==> flow/design.v <==
module L3Decoder (Y31, Y30, Y29, Y28, Y27, Y26, Y25, Y24, Y23, Y22, Y21, Y20, Y19, Y18, Y17, Y16, Y15, Y14, Y13, Y12, Y11, Y10, Y9, Y8, Y7, Y6, Y5, Y4, Y3, Y2, Y1, Y0, s, en); 
	output reg Y31, Y30, Y29, Y28, Y27, Y26, Y25, Y24, Y23, Y22, Y21, Y20, Y19, Y18, Y17, Y16, Y15, Y14, Y13, Y12, Y11, Y10, Y9, Y8, Y7, Y6, Y5, Y4, Y3, Y2, Y1, Y0; 
	input [4:0] s;
	input en; 
	always @(s or en)   begin 
		if (en == 1'b1) 
			case ( s ) 
				5'd0 : {Y31,Y30,Y29,Y28,Y27,Y26,Y25,Y24,Y23,Y22,Y21,Y20,Y19,Y18,Y17,Y16,Y15,Y14,Y13,Y12,Y11,Y10,Y9,Y8,Y7,Y6,Y5,Y4,Y3,Y2,Y1,Y0} = 32'h00000001;
				5'd1 : {Y31,Y30,Y29,Y28,Y27,Y26,Y25,Y24,Y23,Y22,Y21,Y20,Y19,Y18,Y17,Y16,Y15,Y14,Y13,Y12,Y11,Y10,Y9,Y8,Y7,Y6,Y5,Y4,Y3,Y2,Y1,Y0} = 32'h00000002;
				5'd2 : {Y31,Y30,Y29,Y28,Y27,Y26,Y25,Y24,Y23,Y22,Y21,Y20,Y19,Y18,Y17,Y16,Y15,Y14,Y13,Y12,Y11,Y10,Y9,Y8,Y7,Y6,Y5,Y4,Y3,Y2,Y1,Y0} = 32'h00000004;
				5'd3 : {Y31,Y30,Y29,Y28,Y27,Y26,Y25,Y24,Y23,Y22,Y21,Y20,Y19,Y18,Y17,Y16,Y15,Y14,Y13,Y12,Y11,Y10,Y9,Y8,Y7,Y6,Y5,Y4,Y3,Y2,Y1,Y0} = 32'h00000008; 
				5'd4 : {Y31,Y30,Y29,Y28,Y27,Y26,Y25,Y24,Y23,Y22,Y21,Y20,Y19,Y18,Y17,Y16,Y15,Y14,Y13,Y12,Y11,Y10,Y9,Y8,Y7,Y6,Y5,Y4,Y3,Y2,Y1,Y0} = 32'h00000010;
				5'd5 : {Y31,Y30,Y29,Y28,Y27,Y26,Y25,Y24,Y23,Y22,Y21,Y20,Y19,Y18,Y17,Y16,Y15,Y14,Y13,Y12,Y11,Y10,Y9,Y8,Y7,Y6,Y5,Y4,Y3,Y2,Y1,Y0} = 32'h00000020;
				5'd6 : {Y31,Y30,Y29,Y28,Y27,Y26,Y25,Y24,Y23,Y22,Y21,Y20,Y19,Y18,Y17,Y16,Y15,Y14,Y13,Y12,Y11,Y10,Y9,Y8,Y7,Y6,Y5,Y4,Y3,Y2,Y1,Y0} = 32'h00000040;
				5'd7 : {Y31,Y30,Y29,Y28,Y27,Y26,Y25,Y24,Y23,Y22,Y21,Y20,Y19,Y18,Y17,Y16,Y15,Y14,Y13,Y12,Y11,Y10,Y9,Y8,Y7,Y6,Y5,Y4,Y3,Y2,Y1,Y0} = 32'h00000080;
				5'd8 : {Y31,Y30,Y29,Y28,Y27,Y26,Y25,Y24,Y23,Y22,Y21,Y20,Y19,Y18,Y17,Y16,Y15,Y14,Y13,Y12,Y11,Y10,Y9,Y8,Y7,Y6,Y5,Y4,Y3,Y2,Y1,Y0} = 32'h00000100;
				5'd9 : {Y31,Y30,Y29,Y28,Y27,Y26,Y25,Y24,Y23,Y22,Y21,Y20,Y19,Y18,Y17,Y16,Y15,Y14,Y13,Y12,Y11,Y10,Y9,Y8,Y7,Y6,Y5,Y4,Y3,Y2,Y1,Y0} = 32'h00000200;
				5'd10: {Y31,Y30,Y29,Y28,Y27,Y26,Y25,Y24,Y23,Y22,Y21,Y20,Y19,Y18,Y17,Y16,Y15,Y14,Y13,Y12,Y11,Y10,Y9,Y8,Y7,Y6,Y5,Y4,Y3,Y2,Y1,Y0} = 32'h00000400;
				5'd11: {Y31,Y30,Y29,Y28,Y27,Y26,Y25,Y24,Y23,Y22,Y21,Y20,Y19,Y18,Y17,Y16,Y15,Y14,Y13,Y12,Y11,Y10,Y9,Y8,Y7,Y6,Y5,Y4,Y3,Y2,Y1,Y0} = 32'h00000800;
				5'd12: {Y31,Y30,Y29,Y28,Y27,Y26,Y25,Y24,Y23,Y22,Y21,Y20,Y19,Y18,Y17,Y16,Y15,Y14,Y13,Y12,Y11,Y10,Y9,Y8,Y7,Y6,Y5,Y4,Y3,Y2,Y1,Y0} = 32'h00001000;
				5'd13: {Y31,Y30,Y29,Y28,Y27,Y26,Y25,Y24,Y23,Y22,Y21,Y20,Y19,Y18,Y17,Y16,Y15,Y14,Y13,Y12,Y11,Y10,Y9,Y8,Y7,Y6,Y5,Y4,Y3,Y2,Y1,Y0} = 32'h00002000;
				5'd14: {Y31,Y30,Y29,Y28,Y27,Y26,Y25,Y24,Y23,Y22,Y21,Y20,Y19,Y18,Y17,Y16,Y15,Y14,Y13,Y12,Y11,Y10,Y9,Y8,Y7,Y6,Y5,Y4,Y3,Y2,Y1,Y0} = 32'h00004000;
				5'd15: {Y31,Y30,Y29,Y28,Y27,Y26,Y25,Y24,Y23,Y22,Y21,Y20,Y19,Y18,Y17,Y16,Y15,Y14,Y13,Y12,Y11,Y10,Y9,Y8,Y7,Y6,Y5,Y4,Y3,Y2,Y1,Y0} = 32'h00008000;
				5'd16: {Y31,Y30,Y29,Y28,Y27,Y26,Y25,Y24,Y23,Y22,Y21,Y20,Y19,Y18,Y17,Y16,Y15,Y14,Y13,Y12,Y11,Y10,Y9,Y8,Y7,Y6,Y5,Y4,Y3,Y2,Y1,Y0} = 32'h00010000;
				5'd17: {Y31,Y30,Y29,Y28,Y27,Y26,Y25,Y24,Y23,Y22,Y21,Y20,Y19,Y18,Y17,Y16,Y15,Y14,Y13,Y12,Y11,Y10,Y9,Y8,Y7,Y6,Y5,Y4,Y3,Y2,Y1,Y0} = 32'h00020000;
				5'd18: {Y31,Y30,Y29,Y28,Y27,Y26,Y25,Y24,Y23,Y22,Y21,Y20,Y19,Y18,Y17,Y16,Y15,Y14,Y13,Y12,Y11,Y10,Y9,Y8,Y7,Y6,Y5,Y4,Y3,Y2,Y1,Y0} = 32'h00040000;
				5'd19: {Y31,Y30,Y29,Y28,Y27,Y26,Y25,Y24,Y23,Y22,Y21,Y20,Y19,Y18,Y17,Y16,Y15,Y14,Y13,Y12,Y11,Y10,Y9,Y8,Y7,Y6,Y5,Y4,Y3,Y2,Y1,Y0} = 32'h00080000;
				5'd20: {Y31,Y30,Y29,Y28,Y27,Y26,Y25,Y24,Y23,Y22,Y21,Y20,Y19,Y18,Y17,Y16,Y15,Y14,Y13,Y12,Y11,Y10,Y9,Y8,Y7,Y6,Y5,Y4,Y3,Y2,Y1,Y0} = 32'h00100000;
				5'd21: {Y31,Y30,Y29,Y28,Y27,Y26,Y25,Y24,Y23,Y22,Y21,Y20,Y19,Y18,Y17,Y16,Y15,Y14,Y13,Y12,Y11,Y10,Y9,Y8,Y7,Y6,Y5,Y4,Y3,Y2,Y1,Y0} = 32'h00200000;
				5'd22: {Y31,Y30,Y29,Y28,Y27,Y26,Y25,Y24,Y23,Y22,Y21,Y20,Y19,Y18,Y17,Y16,Y15,Y14,Y13,Y12,Y11,Y10,Y9,Y8,Y7,Y6,Y5,Y4,Y3,Y2,Y1,Y0} = 32'h00400000;
				5'd23: {Y31,Y30,Y29,Y28,Y27,Y26,Y25,Y24,Y23,Y22,Y21,Y20,Y19,Y18,Y17,Y16,Y15,Y14,Y13,Y12,Y11,Y10,Y9,Y8,Y7,Y6,Y5,Y4,Y3,Y2,Y1,Y0} = 32'h00800000;
				5'd24: {Y31,Y30,Y29,Y28,Y27,Y26,Y25,Y24,Y23,Y22,Y21,Y20,Y19,Y18,Y17,Y16,Y15,Y14,Y13,Y12,Y11,Y10,Y9,Y8,Y7,Y6,Y5,Y4,Y3,Y2,Y1,Y0} = 32'h01000000;
				5'd25: {Y31,Y30,Y29,Y28,Y27,Y26,Y25,Y24,Y23,Y22,Y21,Y20,Y19,Y18,Y17,Y16,Y15,Y14,Y13,Y12,Y11,Y10,Y9,Y8,Y7,Y6,Y5,Y4,Y3,Y2,Y1,Y0} = 32'h02000000;
				5'd26: {Y31,Y30,Y29,Y28,Y27,Y26,Y25,Y24,Y23,Y22,Y21,Y20,Y19,Y18,Y17,Y16,Y15,Y14,Y13,Y12,Y11,Y10,Y9,Y8,Y7,Y6,Y5,Y4,Y3,Y2,Y1,Y0} = 32'h04000000;
				5'd27: {Y31,Y30,Y29,Y28,Y27,Y26,Y25,Y24,Y23,Y22,Y21,Y20,Y19,Y18,Y17,Y16,Y15,Y14,Y13,Y12,Y11,Y10,Y9,Y8,Y7,Y6,Y5,Y4,Y3,Y2,Y1,Y0} = 32'h08000000;
				5'd28: {Y31,Y30,Y29,Y28,Y27,Y26,Y25,Y24,Y23,Y22,Y21,Y20,Y19,Y18,Y17,Y16,Y15,Y14,Y13,Y12,Y11,Y10,Y9,Y8,Y7,Y6,Y5,Y4,Y3,Y2,Y1,Y0} = 32'h10000000;
				5'd29: {Y31,Y30,Y29,Y28,Y27,Y26,Y25,Y24,Y23,Y22,Y21,Y20,Y19,Y18,Y17,Y16,Y15,Y14,Y13,Y12,Y11,Y10,Y9,Y8,Y7,Y6,Y5,Y4,Y3,Y2,Y1,Y0} = 32'h20000000;
				5'd30: {Y31,Y30,Y29,Y28,Y27,Y26,Y25,Y24,Y23,Y22,Y21,Y20,Y19,Y18,Y17,Y16,Y15,Y14,Y13,Y12,Y11,Y10,Y9,Y8,Y7,Y6,Y5,Y4,Y3,Y2,Y1,Y0} = 32'h40000000;
				5'd31: {Y31,Y30,Y29,Y28,Y27,Y26,Y25,Y24,Y23,Y22,Y21,Y20,Y19,Y18,Y17,Y16,Y15,Y14,Y13,Y12,Y11,Y10,Y9,Y8,Y7,Y6,Y5,Y4,Y3,Y2,Y1,Y0} = 32'h80000000;
				default: {Y31,Y30,Y29,Y28,Y27,Y26,Y25,Y24,Y23,Y22,Y21,Y20,Y19,Y18,Y17,Y16,Y15,Y14,Y13,Y12,Y11,Y10,Y9,Y8,Y7,Y6,Y5,Y4,Y3,Y2,Y1,Y0} = 32'hxxxxxxxx; 
			endcase 
		else {Y31,Y30,Y29,Y28,Y27,Y26,Y25,Y24,Y23,Y22,Y21,Y20,Y19,Y18,Y17,Y16,Y15,Y14,Y13,Y12,Y11,Y10,Y9,Y8,Y7,Y6,Y5,Y4,Y3,Y2,Y1,Y0} = 32'h00000000; 
	end 
endmodule
module L3MUX(out, s, i31, i30, i29, i28, i27, i26, i25, i24, i23, i22, i21, i20, i19, i18, i17, i16, i15, i14, i13, i12, i11, i10, i9, i8, i7, i6, i5, i4, i3, i2, i1, i0);
   input [31:0] i0, i1, i2, i3, i4, i5, i6, i7, i8, i9, i10, i11, i12, i13, i14, i15, i16, i17, i18, i19, i20, i21, i22, i23, i24, i25, i26, i27, i28, i29, i30, i31;
   input [4:0] s;
   output reg [31:0] out;
	always @(s or i0 or i1 or i2 or i3 or i4 or i5 or i6 or i7 or i8 or i9 or i10 or i11 or i12 or i13 or i14 or i15 or i16 or i17 or i18 or i19 or i20 or i21 or i22 or i23 or i24 or i25 or i26 or i27 or i28 or i29 or i30 or i31)
	begin
		case (s)
			5'd0  : out = i0;
			5'd1  : out = i1;
			5'd2  : out = i2;
			5'd3  : out = i3;
			5'd4  : out = i4;
			5'd5  : out = i5;
			5'd6  : out = i6;
			5'd7  : out = i7;
			5'd8  : out = i8;
			5'd9  : out = i9;
			5'd10 : out = i10;
			5'd11 : out = i11;
			5'd12 : out = i12;
			5'd13 : out = i13;
			5'd14 : out = i14;
			5'd15 : out = i15;
			5'd16 : out = i16;
			5'd17 : out = i17;
			5'd18 : out = i18;
			5'd19 : out = i19;
			5'd20 : out = i20;
			5'd21 : out = i21;
			5'd22 : out = i22;
			5'd23 : out = i23;
			5'd24 : out = i24;
			5'd25 : out = i25;
			5'd26 : out = i26;
			5'd27 : out = i27;
			5'd28 : out = i28;
			5'd29 : out = i29;
			5'd30 : out = i30;
			5'd31 : out = i31; 
			default : out = 32'hxxxxxxx;
		endcase
	end
endmodule
module L3Register (q, data, clk, reset, enable);
	input [31:0] data ;
	input clk, reset, enable; 
	output  reg [31:0] q; 
	always @ ( posedge clk or posedge reset) 
		if (reset==1'b1) begin 
			q <= 32'h00000000; 
		end 
		else if (enable) begin 
			q <= data; 
		end
endmodule
module LAB_3 (rd1,rd2,ra1,ra2,wa,wd,Clk,WE,rst);
	input [31:0] wd;
	input [4:0] ra1,ra2,wa;
	input Clk, WE, rst;
	output [31:0] rd1,rd2;
	wire Y31, Y30, Y29, Y28, Y27, Y26, Y25, Y24, Y23, Y22, Y21, Y20, Y19, Y18, Y17, Y16, Y15, Y14, Y13, Y12, Y11, Y10, Y9, Y8, Y7, Y6, Y5, Y4, Y3, Y2, Y1, Y0; 
	wire [31:0] Q31, Q30, Q29, Q28, Q27, Q26, Q25, Q24, Q23, Q22, Q21, Q20, Q19, Q18, Q17, Q16, Q15, Q14, Q13, Q12, Q11, Q10, Q9, Q8, Q7, Q6, Q5, Q4, Q3, Q2, Q1, Q0; 
	L3Decoder dec(Y31, Y30, Y29, Y28, Y27, Y26, Y25, Y24, Y23, Y22, Y21, Y20, Y19, Y18, Y17, Y16, Y15, Y14, Y13, Y12, Y11, Y10, Y9, Y8, Y7, Y6, Y5, Y4, Y3, Y2, Y1, Y0, 
					  wa,WE);
	assign Q0 = 32'h00000000;
	L3Register r1 (Q1 , wd,Clk,rst,Y1);
	L3Register r2 (Q2 , wd,Clk,rst,Y2);
	L3Register r3 (Q3 , wd,Clk,rst,Y3);
	L3Register r4 (Q4 , wd,Clk,rst,Y4);
	L3Register r5 (Q5 , wd,Clk,rst,Y5);
	L3Register r6 (Q6 , wd,Clk,rst,Y6);
	L3Register r7 (Q7 , wd,Clk,rst,Y7);
	L3Register r8 (Q8 , wd,Clk,rst,Y8);
	L3Register r9 (Q9 , wd,Clk,rst,Y9);
	L3Register r10(Q10, wd,Clk,rst,Y10);
	L3Register r11(Q11, wd,Clk,rst,Y11);
	L3Register r12(Q12, wd,Clk,rst,Y12);
	L3Register r13(Q13, wd,Clk,rst,Y13);
	L3Register r14(Q14, wd,Clk,rst,Y14);
	L3Register r15(Q15, wd,Clk,rst,Y15);
	L3Register r16(Q16, wd,Clk,rst,Y16);
	L3Register r17(Q17, wd,Clk,rst,Y17);
	L3Register r18(Q18, wd,Clk,rst,Y18);
	L3Register r19(Q19, wd,Clk,rst,Y19);
	L3Register r20(Q20, wd,Clk,rst,Y20);
	L3Register r21(Q21, wd,Clk,rst,Y21);
	L3Register r22(Q22, wd,Clk,rst,Y22);
	L3Register r23(Q23, wd,Clk,rst,Y23);
	L3Register r24(Q24, wd,Clk,rst,Y24);
	L3Register r25(Q25, wd,Clk,rst,Y25);
	L3Register r26(Q26, wd,Clk,rst,Y26);
	L3Register r27(Q27, wd,Clk,rst,Y27);
	L3Register r28(Q28, wd,Clk,rst,Y28);
	L3Register r29(Q29, wd,Clk,rst,Y29);
	L3Register r30(Q30, wd,Clk,rst,Y30);
	L3Register r31(Q31, wd,Clk,rst,Y31);
	L3MUX mux1 (rd1, ra1, Q31, Q30, Q29, Q28, Q27, Q26, Q25, Q24, Q23, Q22, Q21, Q20, Q19, Q18, Q17, Q16, Q15, Q14, Q13, Q12, Q11, Q10, Q9, Q8, Q7, Q6, Q5, Q4, Q3, Q2, Q1, Q0);
	L3MUX mux2 (rd2, ra2, Q31, Q30, Q29, Q28, Q27, Q26, Q25, Q24, Q23, Q22, Q21, Q20, Q19, Q18, Q17, Q16, Q15, Q14, Q13, Q12, Q11, Q10, Q9, Q8, Q7, Q6, Q5, Q4, Q3, Q2, Q1, Q0);
endmodule
==> Reports on LAB_3 <==
The steps from the RTL of LAB_3 to its reports follow in flow order.
Lines are those of the file above, counted from 1.
Library cell names are shortened.
{ "inputs": {"top_module": "LAB_3", "clock_port": "Clk", "library": "sky130hd", "lib_corner": "tt_025C_1v80"} }

==> After elaboration <==
Source: Yosys, flattened and elaborated, memories not mapped. Widths are those after wreduce; folded enables and synchronous resets count as part of the registers. Registers that Yosys merges into a memory's read port (data or address) are not register bits. Print and check cells do not count. Equal cells are merged and count once.
Yosys's memory passes give these memory sizes; they may raise the number of words (mostly to a power of two), join words into wider ones and drop unused or constant bits.
{ "bits": {"reg_bits": 992, "mem_bits_ro": 1024, "memories": 1, "wordCells": 129} }
{ "mem_list": {"columns": ["name", "words", "word_bits", "read_ports", "write_ports", "line_no", "text"], "rows": [
  ["(name not given)", 32, 32, 1, 0, 7, "case ( s )"]
]} }
{ "op_classes": {"n_eq": 62, "reduce_and_logical": 2, "muxes": 33} }
{ "op_table": {"columns": ["operator", "count"], "rows": [
  ["32-bit case mux with 32-bit select", 2],
  ["5-bit equality test with constant B", 32],
  ["5-bit by 4-bit equality test with 1-bit output with constant B", 16],
  ["5-bit by 3-bit equality test with 1-bit output with constant B", 8],
  ["1-bit 2-to-1 mux", 31],
  ["5-bit by 2-bit equality test with 1-bit output with constant B", 4],
  ["5-bit by 1-bit equality test with 1-bit output with constant B", 2],
  ["5-bit zero test", 2]
]} }

==> Depth <==
Depth = most cells in a row (Yosys ltp): at word level without a register or memory, in the mapped netlist without a sequential cell, where the memories' decode and read muxes count.
{ "logic_depth": {"word_depth": 2, "abc_area": 0, "depth_mapped": 9, "ltp_nobuf": 5} }

==> Synthesis result <==
Source: synth_stat.txt of the flow (Yosys; design flattened, memories mapped). It holds for the ABC_AREA given above (unset counts as 0); a run with the other value may have another netlist.
The area totals of this step are shown rounded.
{ "types": {"columns": ["cell_type", "count", "type_area_um2"], "rows": [
  ["dfrtp_1", 992, 2.48E+04],
  ["mux2_2", 1009, 1.14E+04],
  ["a22oi_1", 611, 4.59E+03],
  ["and3_1", 223, 1.4E+03],
  ["clkbuf_1", 281, 1.05E+03],
  ["nand4_1", 121, 756.976],
  ["mux2i_1", 72, 720.691],
  ["a2111oi_0", 70, 613.088],
  ["nand3_1", 104, 520.499],
  ["a22o_1", 47, 411.645],
  ["or4_1", 52, 390.374],
  ["buf_2", 73, 365.35],
  ["nor2_1", 92, 345.331],
  ["nand2_1", 71, 266.506],
  ["a222oi_1", 22, 220.211],
  ["buf_1", 51, 191.434],
  ["a21oi_1", 38, 190.182],
  ["buf_6", 12, 135.13]
]} }
Not listed: further types 44, cells in them 236.
{ "mapped": {"seq_area_mm2": 0.0248, "ff_cells": 992, "yosys_area_mm2": 0.0502, "buf_cells": 428, "mapped_cells": 4177} }
The figures by module come from a second, unflattened synthesis with its own total; it is not the netlist above.
{ "unflattened": {"hier_cells": 4895, "area_unflattened_mm2": 0.058} }
Rows give one instance, submodules left out.
{ "modules": {"columns": ["module", "n_inst", "cells", "area_mm2", "seq_area_mm2"], "rows": [
  ["L3Register", 31, 69, 0.00135, 0.000801],
  ["L3MUX", 2, 1354, 0.00796, 0],
  ["L3Decoder", 1, 47, 0.000234, 0],
  ["LAB_3", 1, 1, 0.0000038, 0]
]} }

==> Path before layout <==
Source: OpenSTA report_checks on the synthesized netlist (no wires, ideal clock, input and output delay 20% of the period each), path of least setup slack; recovery checks are left aside. Register names are those of the netlist, which keeps one name where synthesis merged equal registers.
{ "synth_timing": {"kind": "input to output", "startpoint": "input port ra1[3]", "endpoint": "output port rd1[26]", "tclk_ns": 6.0, "output_delay_ns": 1.200, "stages": 8, "path_slack_ns": 1.851, "t_required_ns": 4.800, "path_delay_ns": 1.749, "arrival_time_ns": 2.949, "launch_ns": 1.200, "period_less_setup_slack_ns": 4.149} }
"path_delay_ns" is the arrival time less input delay plus setup time.
A path that ends at an output port has no setup time.
"stages": output pins that drive a net of the path, with the launching flip-flop's if there is one; two outputs of one cell count as two.
"period_less_setup_slack_ns" = period - worst setup slack (recovery checks aside). The figure is calculated, with input and output delays left at 20% of the set period.
The rows between start and end are the longest chain of elaborated cells between them; the timing report does not say that the signal goes this way. Where chains are equally long, one stands for them.
Each line given opens the expression or statement behind the cell; cells for indexed reads and writes are added by Yosys, which also makes memories of some case tables.
{ "synth_via": {"path_cell_list": "buf_2 buf_2 buf_1 mux2_2 a32oi_1 nand2_1 a2111oi_0 nand4_1", "elab_chain_len": 2, "cells_between": 33, "cone_lines": 1} }
{ "synth_rtl": {"columns": ["item", "line_no", "text"], "rows": [
  ["start: declaration", 102, "input [4:0] ra1,ra2,wa;"],
  ["5-bit equality test", 51, "case (s)"],
  ["32-bit case mux with 32-bit select", 51, null],
  ["end: declaration", 104, "output [31:0] rd1,rd2;"]
]} }

==> Worst path after layout <==
From the final timing report of record 3: the path of least setup slack in the routed layout; clock arrival at registers is part of the times.
{ "layout_timing": {"kind": "input to output", "startpoint": "input port ra2[2]", "endpoint": "output port rd2[3]", "arrival_time_ns": 5.98, "output_delay_ns": 1.70, "launch_ns": 1.70, "t_required_ns": 6.79, "tclk_ns": 8.49, "stages": 9, "path_slack_ns": 0.81} }
The rows between start and end are the longest chain of elaborated cells between them; the timing report does not say that the signal goes this way. Where chains are equally long, one stands for them.
{ "layout_via": {"path_cell_list": "clkdlybuf4s50_1 buf_4 or3_1 nor2_4 buf_4 a2111oi_0 nand3_1 or4_1 clkdlybuf4s50_1", "elab_chain_len": 2, "cells_between": 33, "cone_lines": 1} }
{ "layout_rtl": {"columns": ["item", "line_no", "text"], "rows": [
  ["start: declaration", 102, "input [4:0] ra1,ra2,wa;"],
  ["5-bit equality test", 51, "case (s)"],
  ["32-bit case mux with 32-bit select", 51, null],
  ["end: declaration", 104, "output [31:0] rd1,rd2;"]
]} }

Add stored flow runs of LAB_3

LAB_3 through Yosys and OpenROAD on sky130hd: 6 stored runs, unordered, with their settings and measured results. The constraints put input and output delay at 20% of the set period each and load the outputs with 0.01 pF.
"time on the worst setup path": the worst setup path's part of the clock period (all of it between registers, 20% less for each end at a port) less its slack. A launch clock that arrives late makes it longer, a capture clock that arrives late makes it shorter.
"overall power": no workload was simulated; the value follows from the tool's default switching activity.
The results are shown rounded.

==> record 1: settings <==
{ "CELL_PAD_IN_SITES_DETAIL_PLACEMENT": 1, "CELL_PAD_IN_SITES_GLOBAL_PLACEMENT": 1, "CORE_ASPECT_RATIO": 0.74, "CORE_MARGIN": 10, "CORE_UTILIZATION": 40, "CTS_CLUSTER_DIAMETER": 162, "CTS_CLUSTER_SIZE": 51, "GPL_ROUTABILITY_DRIVEN": 0, "HOLD_SLACK_MARGIN": 0.06, "MAX_ROUTING_LAYER": "met4", "MIN_ROUTING_LAYER": "met2", "PLACE_DENSITY_LB_ADDON": 0.22, "SETUP_SLACK_MARGIN": 0.3, "period_ns": 8.49, "CAP_MARGIN": 20, "SLEW_MARGIN": 20 }
==> record 1: results <==
no results, routing failed with GRT-0116

==> record 2: settings <==
{ "CORE_ASPECT_RATIO": 1.86, "CORE_UTILIZATION": 62, "CTS_CLUSTER_DIAMETER": 331, "CTS_CLUSTER_SIZE": 79, "GPL_TIMING_DRIVEN": 0, "SETUP_SLACK_MARGIN": 0.64, "SLEW_MARGIN": 5, "period_ns": 4.84, "CAP_MARGIN": 20, "CORE_MARGIN": 2 }
==> record 2: results <==
no results, routing failed with GRT-0116

==> record 3: settings <==
{ "CELL_PAD_IN_SITES_GLOBAL_PLACEMENT": 1, "CORE_ASPECT_RATIO": 0.74, "CORE_MARGIN": 10, "CORE_UTILIZATION": 40, "CTS_CLUSTER_DIAMETER": 395, "CTS_CLUSTER_SIZE": 51, "MAX_ROUTING_LAYER": "met4", "PLACE_DENSITY_LB_ADDON": 0.17, "SETUP_SLACK_MARGIN": 0.3, "period_ns": 8.49, "CAP_MARGIN": 20, "SLEW_MARGIN": 20 }
==> record 3: results <==
post-synthesis cell area: 0.0502 mm²
full die area: 0.14 mm²
utilization after layout: 0.437
lowest setup slack: 0.807 ns
setup total negative slack: 0.000 ns
smallest hold slack: 0.547 ns
overall power: 10,600 µW
time on the worst setup path: 4.29 ns
critical path type: input to output

==> record 4: settings <==
{ "CORE_UTILIZATION": 40, "SETUP_SLACK_MARGIN": 0.3, "period_ns": 6.0, "CAP_MARGIN": 20, "CORE_MARGIN": 2, "SLEW_MARGIN": 20 }
==> record 4: results <==
post-synthesis cell area: 0.0502 mm²
full die area: 0.128 mm²
utilization after layout: 0.475
lowest setup slack: 0.142 ns
setup total negative slack: 0.000 ns
smallest hold slack: 0.520 ns
overall power: 19,800 µW
time on the worst setup path: 3.46 ns
critical path type: input to output

==> record 5: settings <==
{ "CAP_MARGIN": 0, "CELL_PAD_IN_SITES_DETAIL_PLACEMENT": 1, "CORE_UTILIZATION": 21, "CTS_CLUSTER_SIZE": 95, "GPL_ROUTABILITY_DRIVEN": 1, "PLACE_DENSITY_LB_ADDON": 0.14, "SETUP_SLACK_MARGIN": -0.14, "TNS_END_PERCENT": 70, "period_ns": 6.81, "CORE_MARGIN": 2, "SLEW_MARGIN": 20 }
==> record 5: results <==
post-synthesis cell area: 0.0502 mm²
full die area: 0.243 mm²
utilization after layout: 0.255
lowest setup slack: 0.291 ns
setup total negative slack: 0.000 ns
smallest hold slack: 0.516 ns
overall power: 17,900 µW
time on the worst setup path: 3.80 ns
critical path type: input to output

==> record 6: settings <==
{ "ABC_AREA": 0, "CELL_PAD_IN_SITES_DETAIL_PLACEMENT": 0, "CELL_PAD_IN_SITES_GLOBAL_PLACEMENT": 3, "CORE_ASPECT_RATIO": 1.79, "CORE_UTILIZATION": 66, "CTS_CLUSTER_DIAMETER": 80, "CTS_CLUSTER_SIZE": 75, "GPL_ROUTABILITY_DRIVEN": 1, "GPL_TIMING_DRIVEN": 1, "HOLD_SLACK_MARGIN": 0.18, "MAX_ROUTING_LAYER": "met5", "PLACE_DENSITY_LB_ADDON": 0.15, "SETUP_SLACK_MARGIN": -0.51, "TNS_END_PERCENT": 55, "period_ns": 7.86, "CAP_MARGIN": 20, "CORE_MARGIN": 2, "SLEW_MARGIN": 20 }
==> record 6: results <==
no results, placement failed with FLW-0024
